==> flow/design.v <==
module mux2 #(parameter width = 16)
(
input sel,
input [width-1:0] a, b,
output logic [width-1:0] f
);
always_comb
begin
if (sel == 0)
f = a;
else
f = b;
end
endmodule
module mux4 #(parameter width = 16)
(
input [1:0] sel,
input [width-1:0] a, b, c, d,
output logic [width-1:0] f
);
always_comb
begin
if (sel == 2'b00)
f = a;
else if (sel == 2'b01)
f = b;
else if (sel == 2'b10)
f = c;
else
f = d;
end
endmodule
module register #(parameter width = 16)
(
    input clk,
    input load,
    input [width-1:0] in,
    output logic [width-1:0] out
);
logic [width-1:0] data;
always_ff @(posedge clk)
begin
    if (load)
    begin
        data <= in;
    end
end
always_comb
begin
    out = data;
end
endmodule
module array #(parameter width = 128, parameter has_reset = 0)
(
    input clk,
    input rst,
    input write,
    input logic [2:0] index,
    input [width-1:0] datain,
    output logic [width-1:0] dataout
);
logic [width-1:0] data [7:0];
always_ff @(posedge clk)
begin
    if (has_reset && rst)
    begin
        for (int i = 0; i < 8; i++)
        begin
            data[i] <= '0;
        end
    end
    else if (write == 1)
    begin
        data[index] <= datain;
    end
end
assign dataout = data[index];
endmodule
module cpudatainmux
(
	input [15:0] cpu_sel,
	input logic [127:0] dat_o_cpu,
	input logic [127:0] dat_i_cpu,
	output logic [127:0] cpudatainmux_out
);
mux2 #(.width (8)) cpudatainmux0
(
	.sel(cpu_sel[0]),
	.a(dat_o_cpu[7:0]), 
	.b(dat_i_cpu[7:0]),
	.f(cpudatainmux_out[7:0])
);
mux2 #(.width (8)) cpudatainmux1
(
	.sel(cpu_sel[1]),
	.a(dat_o_cpu[15:8]), 
	.b(dat_i_cpu[15:8]),
	.f(cpudatainmux_out[15:8])
);
mux2 #(.width (8)) cpudatainmux2
(
	.sel(cpu_sel[2]),
	.a(dat_o_cpu[23:16]), 
	.b(dat_i_cpu[23:16]),
	.f(cpudatainmux_out[23:16])
);
mux2 #(.width (8)) cpudatainmux3
(
	.sel(cpu_sel[3]),
	.a(dat_o_cpu[31:24]), 
	.b(dat_i_cpu[31:24]),
	.f(cpudatainmux_out[31:24])
);
mux2 #(.width (8)) cpudatainmux4
(
	.sel(cpu_sel[4]),
	.a(dat_o_cpu[39:32]), 
	.b(dat_i_cpu[39:32]),
	.f(cpudatainmux_out[39:32])
);
mux2 #(.width (8)) cpudatainmux5
(
	.sel(cpu_sel[5]),
	.a(dat_o_cpu[47:40]), 
	.b(dat_i_cpu[47:40]),
	.f(cpudatainmux_out[47:40])
);
mux2 #(.width (8)) cpudatainmux6
(
	.sel(cpu_sel[6]),
	.a(dat_o_cpu[55:48]), 
	.b(dat_i_cpu[55:48]),
	.f(cpudatainmux_out[55:48])
);
mux2 #(.width (8)) cpudatainmux7
(
	.sel(cpu_sel[7]),
	.a(dat_o_cpu[63:56]), 
	.b(dat_i_cpu[63:56]),
	.f(cpudatainmux_out[63:56])
);
mux2 #(.width (8)) cpudatainmux8
(
	.sel(cpu_sel[8]),
	.a(dat_o_cpu[71:64]), 
	.b(dat_i_cpu[71:64]),
	.f(cpudatainmux_out[71:64])
);
mux2 #(.width (8)) cpudatainmux9
(
	.sel(cpu_sel[9]),
	.a(dat_o_cpu[79:72]), 
	.b(dat_i_cpu[79:72]),
	.f(cpudatainmux_out[79:72])
);
mux2 #(.width (8)) cpudatainmux10
(
	.sel(cpu_sel[10]),
	.a(dat_o_cpu[87:80]), 
	.b(dat_i_cpu[87:80]),
	.f(cpudatainmux_out[87:80])
);
mux2 #(.width (8)) cpudatainmux11
(
	.sel(cpu_sel[11]),
	.a(dat_o_cpu[95:88]), 
	.b(dat_i_cpu[95:88]),
	.f(cpudatainmux_out[95:88])
);
mux2 #(.width (8)) cpudatainmux12
(
	.sel(cpu_sel[12]),
	.a(dat_o_cpu[103:96]), 
	.b(dat_i_cpu[103:96]),
	.f(cpudatainmux_out[103:96])
);
mux2 #(.width (8)) cpudatainmux13
(
	.sel(cpu_sel[13]),
	.a(dat_o_cpu[111:104]), 
	.b(dat_i_cpu[111:104]),
	.f(cpudatainmux_out[111:104])
);
mux2 #(.width (8)) cpudatainmux14
(
	.sel(cpu_sel[14]),
	.a(dat_o_cpu[119:112]), 
	.b(dat_i_cpu[119:112]),
	.f(cpudatainmux_out[119:112])
);
mux2 #(.width (8)) cpudatainmux15
(
	.sel(cpu_sel[15]),
	.a(dat_o_cpu[127:120]), 
	.b(dat_i_cpu[127:120]),
	.f(cpudatainmux_out[127:120])
);
endmodule
module cache_datapath
(
    input clk,
    input rst,
    input logic [15:0] adr_i_cpu_in,
	 input way0_write,
	 input v0_write,
	 input v0_in,
	 input dirty0_write,
	 input dirty0_in,
	 input way1_write,
	 input v1_write,
	 input v1_in,
	 input dirty1_write,
	 input dirty1_in,
	 input lru_write,
	 input lru_in,
	 output logic lru_out,
	 input datainmux_sel,
	 input memaddrmux_sel,
	 output logic dirty,
	 output logic hit,
	 output logic hit0,
	 output logic [127:0] dat_o_cpu,
	 input [15:0] cpu_sel,
	 input logic [127:0] dat_i_cpu_in,
	 output logic [127:0] dat_o_mem,
	 output logic [15:0] adr_o_mem,
	 input logic [127:0] dat_i_mem,
	 input load_mar,
	 input load_mdr,
	 input reginmux_sel,
	 input addrregmux_sel
);
logic [127:0] datainmux_out;
logic [127:0] data0_out;
logic [8:0] tag0_out;
logic valid0_out;
logic dirty0_out;
logic comp0_out;
logic [127:0] data1_out;
logic [8:0] tag1_out;
logic [8:0] tagmux_out;
logic valid1_out;
logic dirty1_out;
logic comp1_out;
logic hit1;
logic [15:0] write_back_addr;
logic [127:0] cpudatainmux_out;
logic [15:0] memaddrmux_out;
logic [127:0] memdatamux_out;
logic [15:0] adr_i_cpu;
logic [127:0] dat_i_cpu;
logic [15:0] mar_in;
logic [15:0] mar_out;
assign hit0 = (adr_i_cpu_in[15:7] == tag0_out) & valid0_out;
assign hit1 = (adr_i_cpu_in[15:7] == tag1_out) & valid1_out;
assign hit = hit0 | hit1;
assign write_back_addr = {tagmux_out,adr_i_cpu_in[6:4],4'b0000};
assign adr_o_mem = mar_out;
array #(.width(128)) data0
(
    .clk(clk),
    .rst(rst),
    .write(way0_write),
    .index(adr_i_cpu[6:4]),
    .datain(datainmux_out),
    .dataout(data0_out)
);
array #(.width(9)) tag0
(
    .clk(clk),
    .rst(rst),
    .write(way0_write),
    .index(adr_i_cpu[6:4]),
    .datain(adr_i_cpu[15:7]),
    .dataout(tag0_out)
);
array #(.width(1), .has_reset(1)) valid0
(
    .clk(clk),
    .rst(rst),
    .write(v0_write),
    .index(adr_i_cpu[6:4]),
    .datain(v0_in),
    .dataout(valid0_out)
);
array #(.width(1), .has_reset(1)) dirty0
(
    .clk(clk),
    .rst(rst),
    .write(dirty0_write),
    .index(adr_i_cpu[6:4]),
    .datain(dirty0_in),
    .dataout(dirty0_out)
);
array #(.width(128)) data1
(
    .clk(clk),
    .rst(rst),
    .write(way1_write),
    .index(adr_i_cpu[6:4]),
    .datain(datainmux_out),
    .dataout(data1_out)
);
array #(.width(9)) tag1
(
    .clk(clk),
    .rst(rst),
    .write(way1_write),
    .index(adr_i_cpu[6:4]),
    .datain(adr_i_cpu[15:7]),
    .dataout(tag1_out)
);
array #(.width(1), .has_reset(1)) valid1
(
    .clk(clk),
    .rst(rst),
    .write(v1_write),
    .index(adr_i_cpu[6:4]),
    .datain(v1_in),
    .dataout(valid1_out)
);
array #(.width(1), .has_reset(1)) dirty1
(
    .clk(clk),
    .rst(rst),
    .write(dirty1_write),
    .index(adr_i_cpu[6:4]),
    .datain(dirty1_in),
    .dataout(dirty1_out)
);
array #(.width(1), .has_reset(1)) lru
(
    .clk(clk),
    .rst(rst),
    .write(lru_write),
    .index(adr_i_cpu[6:4]),
    .datain(lru_in),
    .dataout(lru_out)
);
mux2 #(.width (128)) cpudatamux
(
	.sel(hit0),
	.a(data1_out), 
	.b(data0_out),
	.f(dat_o_cpu)
);
mux2 #(.width (128)) memdatamux
(
	.sel(lru_out),
	.a(data0_out), 
	.b(data1_out),
	.f(dat_o_mem)
);
mux2 #(.width (9)) tagmux
(
	.sel(lru_out),
	.a(tag0_out), 
	.b(tag1_out),
	.f(tagmux_out)
);
mux2 #(.width (1)) dirtymux
(
	.sel(lru_out),
	.a(dirty0_out), 
	.b(dirty1_out),
	.f(dirty)
);
mux2 #(.width (128)) datainmux
(
	.sel(datainmux_sel),
	.a(dat_i_mem), 
	.b(cpudatainmux_out),
	.f(datainmux_out)
);
cpudatainmux cpudatainmux1
(
	.cpu_sel,
	.dat_o_cpu,
	.dat_i_cpu,
	.cpudatainmux_out
);
assign dat_i_cpu = dat_i_cpu_in;
register #(.width(16)) mar
(
    .clk(clk),
    .load(load_mar),
    .in(mar_in),
    .out(mar_out)
);
mux2 #(.width (16)) addrregmux
(
	.sel(addrregmux_sel),
	.a(adr_i_cpu_in), 
	.b(mar_out),
	.f(adr_i_cpu)
);
mux2 #(.width (16)) reginmux
(
	.sel(reginmux_sel),
	.a(adr_i_cpu_in), 
	.b(write_back_addr),
	.f(mar_in)
);
endmodule
module cache_control
(
	 input clk,
	 input rst,
	 output logic way0_write,
	 output logic v0_write,
	 output logic v0_in,
	 output logic dirty0_write,
	 output logic dirty0_in,
	 output logic way1_write,
	 output logic v1_write,
	 output logic v1_in,
	 output logic dirty1_write,
	 output logic dirty1_in,
	 output logic lru_write,
	 output logic lru_in,
	 input lru_out,
	 output logic datainmux_sel,
	 output logic memaddrmux_sel,
	 input dirty,
	 input hit,
	 input hit0,
	 input mem_ack,
	 input mem_rty,
	 output logic mem_cyc,
	 output logic mem_stb,
	 output logic mem_we,
	 input cpu_cyc,
	 input cpu_stb,
	 input cpu_we,
	 output logic cpu_ack,
	 output logic load_mdr,
	 output logic reginmux_sel,
	 output logic addrregmux_sel,
	 output logic load_mar
);
localparam [1:0] hit_idle   = 2'd0,
                 allocate   = 2'd1,
                 write_back = 2'd2,
                 strobe     = 2'd3;
logic [1:0] state, next_states;
always_comb
begin : state_actions
	 way0_write = 1'b0;
	 v0_write = 1'b0;
	 v0_in = 1'b0;
	 dirty0_write= 1'b0;
	 dirty0_in= 1'b0;
	 way1_write = 1'b0;
	 v1_write= 1'b0;
	 v1_in= 1'b0;
	 dirty1_write= 1'b0;
	 dirty1_in= 1'b0;
	 lru_write= 1'b0;
	 lru_in = 1'b0;
	 datainmux_sel= 1'b0;
	 memaddrmux_sel= 1'b0;
	 mem_cyc = 1'b0;
	 mem_stb = 1'b0;
	 mem_we = 1'b0;
	 cpu_ack = 1'b0;
	load_mdr = (cpu_cyc & cpu_stb);
	addrregmux_sel = 1'b0;
	 case(state)
		hit_idle: begin
			if (cpu_cyc & cpu_stb  & hit ) begin
				if (hit0) begin
					lru_in = 1;
					lru_write = 1;
				end
				else begin
					lru_in = 0;
					lru_write = 1;
				end
				if (cpu_we) begin
					datainmux_sel = 1;
					if(hit0) begin
						way0_write = 1;
						v0_write = 1;
						v0_in = 1;
						dirty0_write= 1;
						dirty0_in= 1;
					end
					else begin
						way1_write = 1;
						v1_write = 1;
						v1_in = 1;
						dirty1_write= 1;
						dirty1_in= 1;
					end
				end
				cpu_ack = 1'b1;
			end
		end
		allocate: begin
			mem_cyc = 1;
			mem_stb = 1;
			mem_we = 0;
			addrregmux_sel = 1;
			if(lru_out == 0) begin
				way0_write = 1;
				v0_write = 1;
				v0_in = 1;
				dirty0_write= 1;
				dirty0_in= 0;
			end
			else begin
				way1_write = 1;
				v1_write = 1;
				v1_in = 1;
				dirty1_write= 1;
				dirty1_in= 0;
			end
		end
		write_back: begin
		addrregmux_sel = 1;
			memaddrmux_sel = 1;
			mem_we = 1;
			mem_cyc = 1;
			mem_stb = 1;
		end
		strobe: begin
			mem_cyc = 0;
			mem_stb = 0;
		end
		default:  ;
	endcase
end
always_comb
begin : next_state_logic
	  next_states = state;
	  reginmux_sel = 0;
	  load_mar = 0;
	  case(state)
		hit_idle:	
			if(cpu_cyc & cpu_stb) begin
					if(hit == 1) next_states = hit_idle;
						else begin 
							load_mar = 1;
							if(dirty == 0) 
							begin
								next_states = allocate;
							end
							else 
							begin
								next_states = write_back;
								reginmux_sel = 1;
							end
						end
			end
		allocate: if (mem_ack == 0) next_states = allocate;
						else next_states = hit_idle;
		write_back: if (mem_ack == 0) next_states = write_back;
						else next_states = strobe;
		strobe: begin
			load_mar = 1;
			next_states = allocate;
		end
	endcase
end
always_ff @(posedge clk)
begin: next_state_assignment
	 if (rst)
		state <= hit_idle;
	 else
		state <= next_states;
end
endmodule
module cache
(
    input clk,
    input rst,
    input  [11:0]  cpu_adr,
    input  [127:0] cpu_dat_m,
    input  [15:0]  cpu_sel,
    input          cpu_cyc,
    input          cpu_stb,
    input          cpu_we,
    output [127:0] cpu_dat_s,
    output         cpu_ack,
    output         cpu_rty,
    output [11:0]  mem_adr,
    output [127:0] mem_dat_m,
    output [15:0]  mem_sel,
    output         mem_cyc,
    output         mem_stb,
    output         mem_we,
    input  [127:0] mem_dat_s,
    input          mem_ack,
    input          mem_rty
);
logic way0_write;
logic v0_write;
logic v0_in;
logic dirty0_write;
logic dirty0_in;
logic way1_write;
logic v1_write;
logic v1_in;
logic dirty1_write;
logic dirty1_in;
logic lru_write;
logic lru_in;
logic lru_out;
logic datainmux_sel;
logic memaddrmux_sel;
logic dirty;
logic hit;
logic hit0;
logic load_mar;
logic load_mdr;
logic [15:0] adr_i_cpu;
logic [15:0] adr_o_mem;
logic reginmux_sel;
logic addrregmux_sel;
assign cpu_rty = cpu_stb & cpu_cyc & (!cpu_ack);
assign adr_i_cpu = {cpu_adr,4'b0000};
assign mem_sel = 16'b1111111111111111;
assign mem_adr = adr_o_mem[15:4];
cache_control cache_controller
(
	 .clk(clk),
	 .rst(rst),
	 .way0_write,
	 .v0_write,
	 .v0_in,
	 .dirty0_write,
	 .dirty0_in,
	 .way1_write,
	 .v1_write,
	 .v1_in,
	 .dirty1_write,
	 .dirty1_in,
	 .lru_write,
	 .lru_in,
	 .lru_out,
	 .datainmux_sel,
	 .memaddrmux_sel,
	 .dirty,
	 .hit,
	 .hit0,
	 .mem_ack,
	 .mem_rty,
	 .mem_cyc,
	 .mem_stb,
	 .mem_we,
	 .cpu_cyc,
	 .cpu_stb,
	 .cpu_we,
	 .cpu_ack,
	 .load_mar,
	 .load_mdr,
	 .reginmux_sel,
	 .addrregmux_sel
);
cache_datapath cache_datapath1
(
    .clk(clk),
    .rst(rst),
    .adr_i_cpu_in(adr_i_cpu),
	 .way0_write,
	 .v0_write,
	 .v0_in,
	 .dirty0_write,
	 .dirty0_in,
	 .way1_write,
	 .v1_write,
	 .v1_in,
	 .dirty1_write,
	 .dirty1_in,
	 .lru_write,
	 .lru_in,
	 .lru_out,
	 .datainmux_sel,
	 .memaddrmux_sel,
	 .dirty,
	 .hit,
	 .hit0,
	 .dat_o_cpu(cpu_dat_s),
	 .cpu_sel,
	 .dat_i_cpu_in(cpu_dat_m),
	 .dat_o_mem(mem_dat_m),
	 .adr_o_mem,
	 .dat_i_mem(mem_dat_s),
	 .load_mar,
	 .load_mdr,
	 .reginmux_sel,
	 .addrregmux_sel
);
endmodule
* Tool chain data of cache
What the tools print for cache, step after step.
Lines are those of the file above, counted from 1.
Library cell names are shortened.
The mark - stands for no value.
- Top :: cache
- Clock :: clk
- Cell library :: sky130hd
- Timing corner :: tt_025C_1v80

* Elaborated design
Source: Yosys, flattened and elaborated, memories not mapped. Widths are those after wreduce. Registers that Yosys merges into a memory's read port (data or address) are not register bits. Print and check cells do not count. Equal cells are merged and count once.
Memory sizes are those after Yosys's memory passes, which may raise the word count (mostly to a power of two), join words into wider ones and drop unused or constant bits.
- Register bits after elaboration :: 18
- Memory bits (writable) :: 2232
- Memory cells :: 9
- Input bits :: 291
- Output and inout port bits :: 289
- Cells after elaboration :: 125
** Memory list
- cache_datapath1.data0.data :: words 8, width 128, RTL line 62 : logic [width-1:0] data [7:0];
- cache_datapath1.data1.data :: words 8, width 128, RTL line 62
- cache_datapath1.tag0.data :: words 8, width 9, RTL line 62
- cache_datapath1.tag1.data :: words 8, width 9, RTL line 62
- cache_datapath1.dirty0.data :: words 8, width 1, RTL line 62
- cache_datapath1.dirty1.data :: words 8, width 1, RTL line 62
Further memories, not shown: 3.
- Equality and inequality tests :: 6
- Muxes and demuxes :: 93
- Bitwise logic cells :: 6
- Reduce/logical cells :: 9
** Operators with widths (number)
- 128-bit 2-to-1 mux :: 7
- 8-bit 2-to-1 mux :: 16
- 32-bit by 1-bit logical AND with 1-bit output with constant A :: 2
- 9-bit 2-to-1 mux :: 5
- 1-bit 2-to-1 mux :: 40
- 16-bit 2-to-1 mux :: 2
- 3-bit 2-to-1 mux :: 8
- 9-bit == test :: 2
- 1-bit parallel mux with 2-bit select :: 8
- 1-bit parallel mux with 3-bit select :: 3
- 2-bit parallel mux with 4-bit select :: 1
- 2-bit OR reduction :: 3
- 3-bit OR reduction :: 2
- 2-bit 2-to-1 mux :: 3
- 1-bit AND :: 5
- 2-bit == test with constant B :: 2
- 2-bit by 1-bit == test with 1-bit output with constant B :: 1
- 2-bit by 1-bit inequality test with 1-bit output with constant B :: 1
- 2-bit zero test :: 1
- 1-bit bitwise OR :: 1
- 1-bit zero test :: 1

* Logic depth
Yosys ltp: most cells in a row. Word level: on the elaborated netlist, between registers, memories and ports. Mapped: between sequential cells and ports; inverters and the memories' decode and read muxes count.
- Depth after elaboration :: 9
- ABC_AREA :: 0
- Gate-level depth with buffers :: 19
- Gate-level depth less buffers :: 13

* Netlist
The flow's flattened synthesis, as Yosys stat reports it; memories are mapped. The netlist is that of the ABC_AREA named above (0 if unset); the other value can give another one.
** Cell types
- edfxtp_1 :: number 2228, total area 6.69E+04 um^2
- nor2_1 :: number 2360, total area 8.86E+03 um^2
- a22oi_1 :: number 442, total area 3.32E+03 um^2
- mux2i_1 :: number 218, total area 2.18E+03 um^2
- nand2_1 :: number 501, total area 1.88E+03 um^2
- clkbuf_1 :: number 419, total area 1.57E+03 um^2
- buf_2 :: number 311, total area 1.56E+03 um^2
- a221oi_1 :: number 155, total area 1.36E+03 um^2
- a22o_1 :: number 153, total area 1.34E+03 um^2
- a21oi_1 :: number 264, total area 1.32E+03 um^2
- a222oi_1 :: number 121, total area 1.21E+03 um^2
- o31ai_2 :: number 67, total area 838.304 um^2
- o311ai_0 :: number 78, total area 683.155 um^2
- and3_1 :: number 100, total area 625.6 um^2
- inv_1 :: number 164, total area 615.59 um^2
- a211oi_1 :: number 79, total area 593.069 um^2
- buf_4 :: number 67, total area 502.982 um^2
- nor3_1 :: number 96, total area 480.461 um^2
Not listed: further types 58, cells in them 727.
- Cells in the netlist :: 8550
- Mapped area :: 101730.1 um^2
- Sequential part of the area :: 67304.6 um^2
- Flip-flop cells :: 2248
- Buffers :: 885
The figures by module come from a second, unflattened synthesis with its own total; it is not the netlist above.
- Cells (unflattened synthesis) :: 7520
- Area total of the unflattened synthesis :: 109112.1 um^2
Rows give one instance, submodules left out.
** Modules
- array (width=128) :: instances 2, cells 3072, area 45610.0 um^2, sequential area 30749.5 um^2
- array (width=9) :: instances 2, cells 226, area 3343.2 um^2, sequential area 2162.1 um^2
- mux2 (width=128) :: instances 3, cells 142, area 1619.1 um^2, sequential area 0.0 um^2
- array :: instances 5, cells 40, area 479.2 um^2, sequential area 240.2 um^2
- mux2 (width=8) :: instances 16, cells 9, area 131.4 um^2, sequential area 0.0 um^2
- mux2 (width=16) :: instances 2, cells 18, area 249.0 um^2, sequential area 0.0 um^2
- register (width=16) :: instances 1, cells 16, area 480.5 um^2, sequential area 480.5 um^2
- cache_control :: instances 1, cells 46, area 364.1 um^2, sequential area 80.1 um^2
- cache_datapath :: instances 1, cells 26, area 210.2 um^2, sequential area 0.0 um^2
- mux2 (width=9) :: instances 1, cells 10, area 146.4 um^2, sequential area 0.0 um^2
- cache :: instances 1, cells 19, area 136.4 um^2, sequential area 0.0 um^2
- mux2 (width=1) :: instances 1, cells 1, area 15.0 um^2, sequential area 0.0 um^2
- cpudatainmux :: instances 1, cells 0, area 0.0 um^2, sequential area 0.0 um^2

* Worst setup path after synthesis
Source: OpenSTA report_checks on the synthesized netlist (no wires, ideal clock, input and output delay 20% of the period each), path of least setup slack; recovery checks are left aside. Register names are those of the netlist, which keeps one name where synthesis merged equal registers.
- Path type :: in2reg
- From :: input port cpu_adr[0]
- To :: memory cache_datapath1.data1.data[5][0]
- Clock period :: 7500 ps
- External input delay :: 1500 ps
- Setup time :: 490 ps
- Time at the first pin :: 1500 ps
- Arrival :: 6864 ps
- Data required time :: 7010 ps
- Path slack :: 146 ps
- Path delay :: 5854 ps
- Stages on the path :: 14
- Buffers on the path :: 4
- Synthesis period reached :: 7354 ps
"path delay" is the arrival time less input delay plus setup time.
"stages on the path" counts driving pins, that of a launching flip-flop among them; a cell with two outputs on the path counts twice.
"synthesis period reached" is the clock period less the worst setup slack; recovery checks do not enter. This is arithmetic on one report: input and output delays are still those of the set period (20% each).
- Cells stage by stage :: o21ai_1 -> clkbuf_1 -> and3_1 -> a211oi_1 -> or4_1 -> xnor2_1 -> nor3_2 -> nand3_1 -> buf_2 -> o41ai_4 -> nand2_1 -> clkbuf_1 -> buf_2 -> inv_1
** RTL lines, path after synthesis
- start, declared :: RTL line 577 : input  [11:0]  cpu_adr,
- end, declared :: RTL line 62 : logic [width-1:0] data [7:0];
No chain of elaborated cells between the ends is given.

* Worst path after layout
Path of least setup slack in the final report of entry A (OpenROAD, finished layout, wires in). Where an end is a register, its clock arrival counts in the times.
The path's times are printed in steps of 10 ps; the period is the one set.
- Path type :: in2out
- From :: input port cpu_adr[0]
- To :: output port cpu_dat_s[26]
- Clock period :: 10200 ps
- External input delay :: 2040 ps
- Output delay :: 2040 ps
- Time at the first pin :: 2040 ps
- Arrival :: 7630 ps
- Data required time :: 8160 ps
- Path slack :: 530 ps
- Stages on the path :: 11
- Buffers on the path :: 3
Between the ends stands the longest chain of elaborated cells between them, by number of cells; it is not shown to be the way that was timed. Of several equally long chains one is given.
Each line given opens the expression or statement behind the cell; cells for indexed reads and writes are added by Yosys, which also makes memories of some case tables.
A memory read counts as a cell of the chain, while the word-level depth stops at memories.
- Cells stage by stage :: clkdlybuf4s50_1 -> o21ai_2 -> nand2_4 -> mux2i_1 -> a2111o_1 -> xor2_1 -> and4_4 -> nand3_4 -> buf_4 -> a22oi_1 -> clkdlybuf4s50_1
- Length of the longest elaborated chain :: 5
- Elaborated cells on any way between the ends :: 8
- Source lines of those cells :: 3
- Those cells by class :: eq/ne: 1; mux: 2; logic: 1; memory: 4
** RTL lines, path after layout
- start, declared :: RTL line 577 : input  [11:0]  cpu_adr,
- 16-bit 2-to-1 mux :: RTL line 9 : if (sel == 0)
- memory read 8 x 9 bit :: RTL line 62 : logic [width-1:0] data [7:0];
- 9-bit == test :: RTL line 254 : assign hit0 = (adr_i_cpu_in[15:7] == tag0_out) & valid0_out;
- 1-bit AND :: RTL line 254
- 128-bit 2-to-1 mux :: RTL line 9
- end, declared :: RTL line 583 : output [127:0] cpu_dat_s,

--- measured runs ---
Module cache, platform sky130hd: 3 stored runs of the flow (Yosys, OpenROAD) with differing settings, in no particular order. Input and output delays are each 20% of the period that was set; the output load is 0.01 pF.
"clock period achieved" is the run's clock period less its worst setup slack. It is reckoned from that one timing run; input and output delays stay at 20% of the period that was set.
"critical path time": the worst setup path's part of the clock period (all of it between registers, 20% less for each end at a port) less its slack. A launch clock that arrives late makes it longer, a capture clock that arrives late makes it shorter.
"critical path time" is given in steps of 10 ps.

** Entry A
- Settings :: CORE_ASPECT_RATIO=0.73; CORE_MARGIN=10; CORE_UTILIZATION=48; CTS_CLUSTER_DIAMETER=137; GPL_ROUTABILITY_DRIVEN=0; HOLD_SLACK_MARGIN=0.24; period_ns=10.2; CAP_MARGIN=20; SLEW_MARGIN=20
- Netlist area reported by Yosys :: 101730.1 um^2
- Overall die area :: 230980.0 um^2
- Utilization of the finished layout :: 55.8 %
- Worst setup slack after layout :: 527 ps
- Total negative slack on setup checks :: 0 ps
- Post-route worst hold slack :: 455 ps
- Clock period achieved :: 9673 ps
- Critical path time :: 5590 ps
- Worst setup path kind :: in2out

** Entry B
- Settings :: CORE_MARGIN=10; CORE_UTILIZATION=48; period_ns=7.5; CAP_MARGIN=20; SLEW_MARGIN=20
- Netlist area reported by Yosys :: 101730.1 um^2
- Overall die area :: 230751.0 um^2
- Utilization of the finished layout :: 56.8 %
- Worst setup slack after layout :: 128 ps
- Total negative slack on setup checks :: 0 ps
- Post-route worst hold slack :: 459 ps
- Clock period achieved :: 7372 ps
- Critical path time :: 4370 ps
- Worst setup path kind :: in2out

** Entry C
- Settings :: CELL_PAD_IN_SITES_DETAIL_PLACEMENT=2; CELL_PAD_IN_SITES_GLOBAL_PLACEMENT=2; CORE_UTILIZATION=27; GPL_ROUTABILITY_DRIVEN=1; GPL_TIMING_DRIVEN=0; PLACE_DENSITY_LB_ADDON=0.0; TNS_END_PERCENT=65; period_ns=6.95; CAP_MARGIN=20; CORE_MARGIN=2; SLEW_MARGIN=20
- Netlist area reported by Yosys :: 101730.1 um^2
- Overall die area :: 381702.0 um^2
- Utilization of the finished layout :: 35.8 %
- Worst setup slack after layout :: -177 ps
- Total negative slack on setup checks :: -4262 ps
- Post-route worst hold slack :: 466 ps
- Clock period achieved :: 7127 ps
- Critical path time :: 5740 ps
- Worst setup path kind :: reg2out
--- end ---
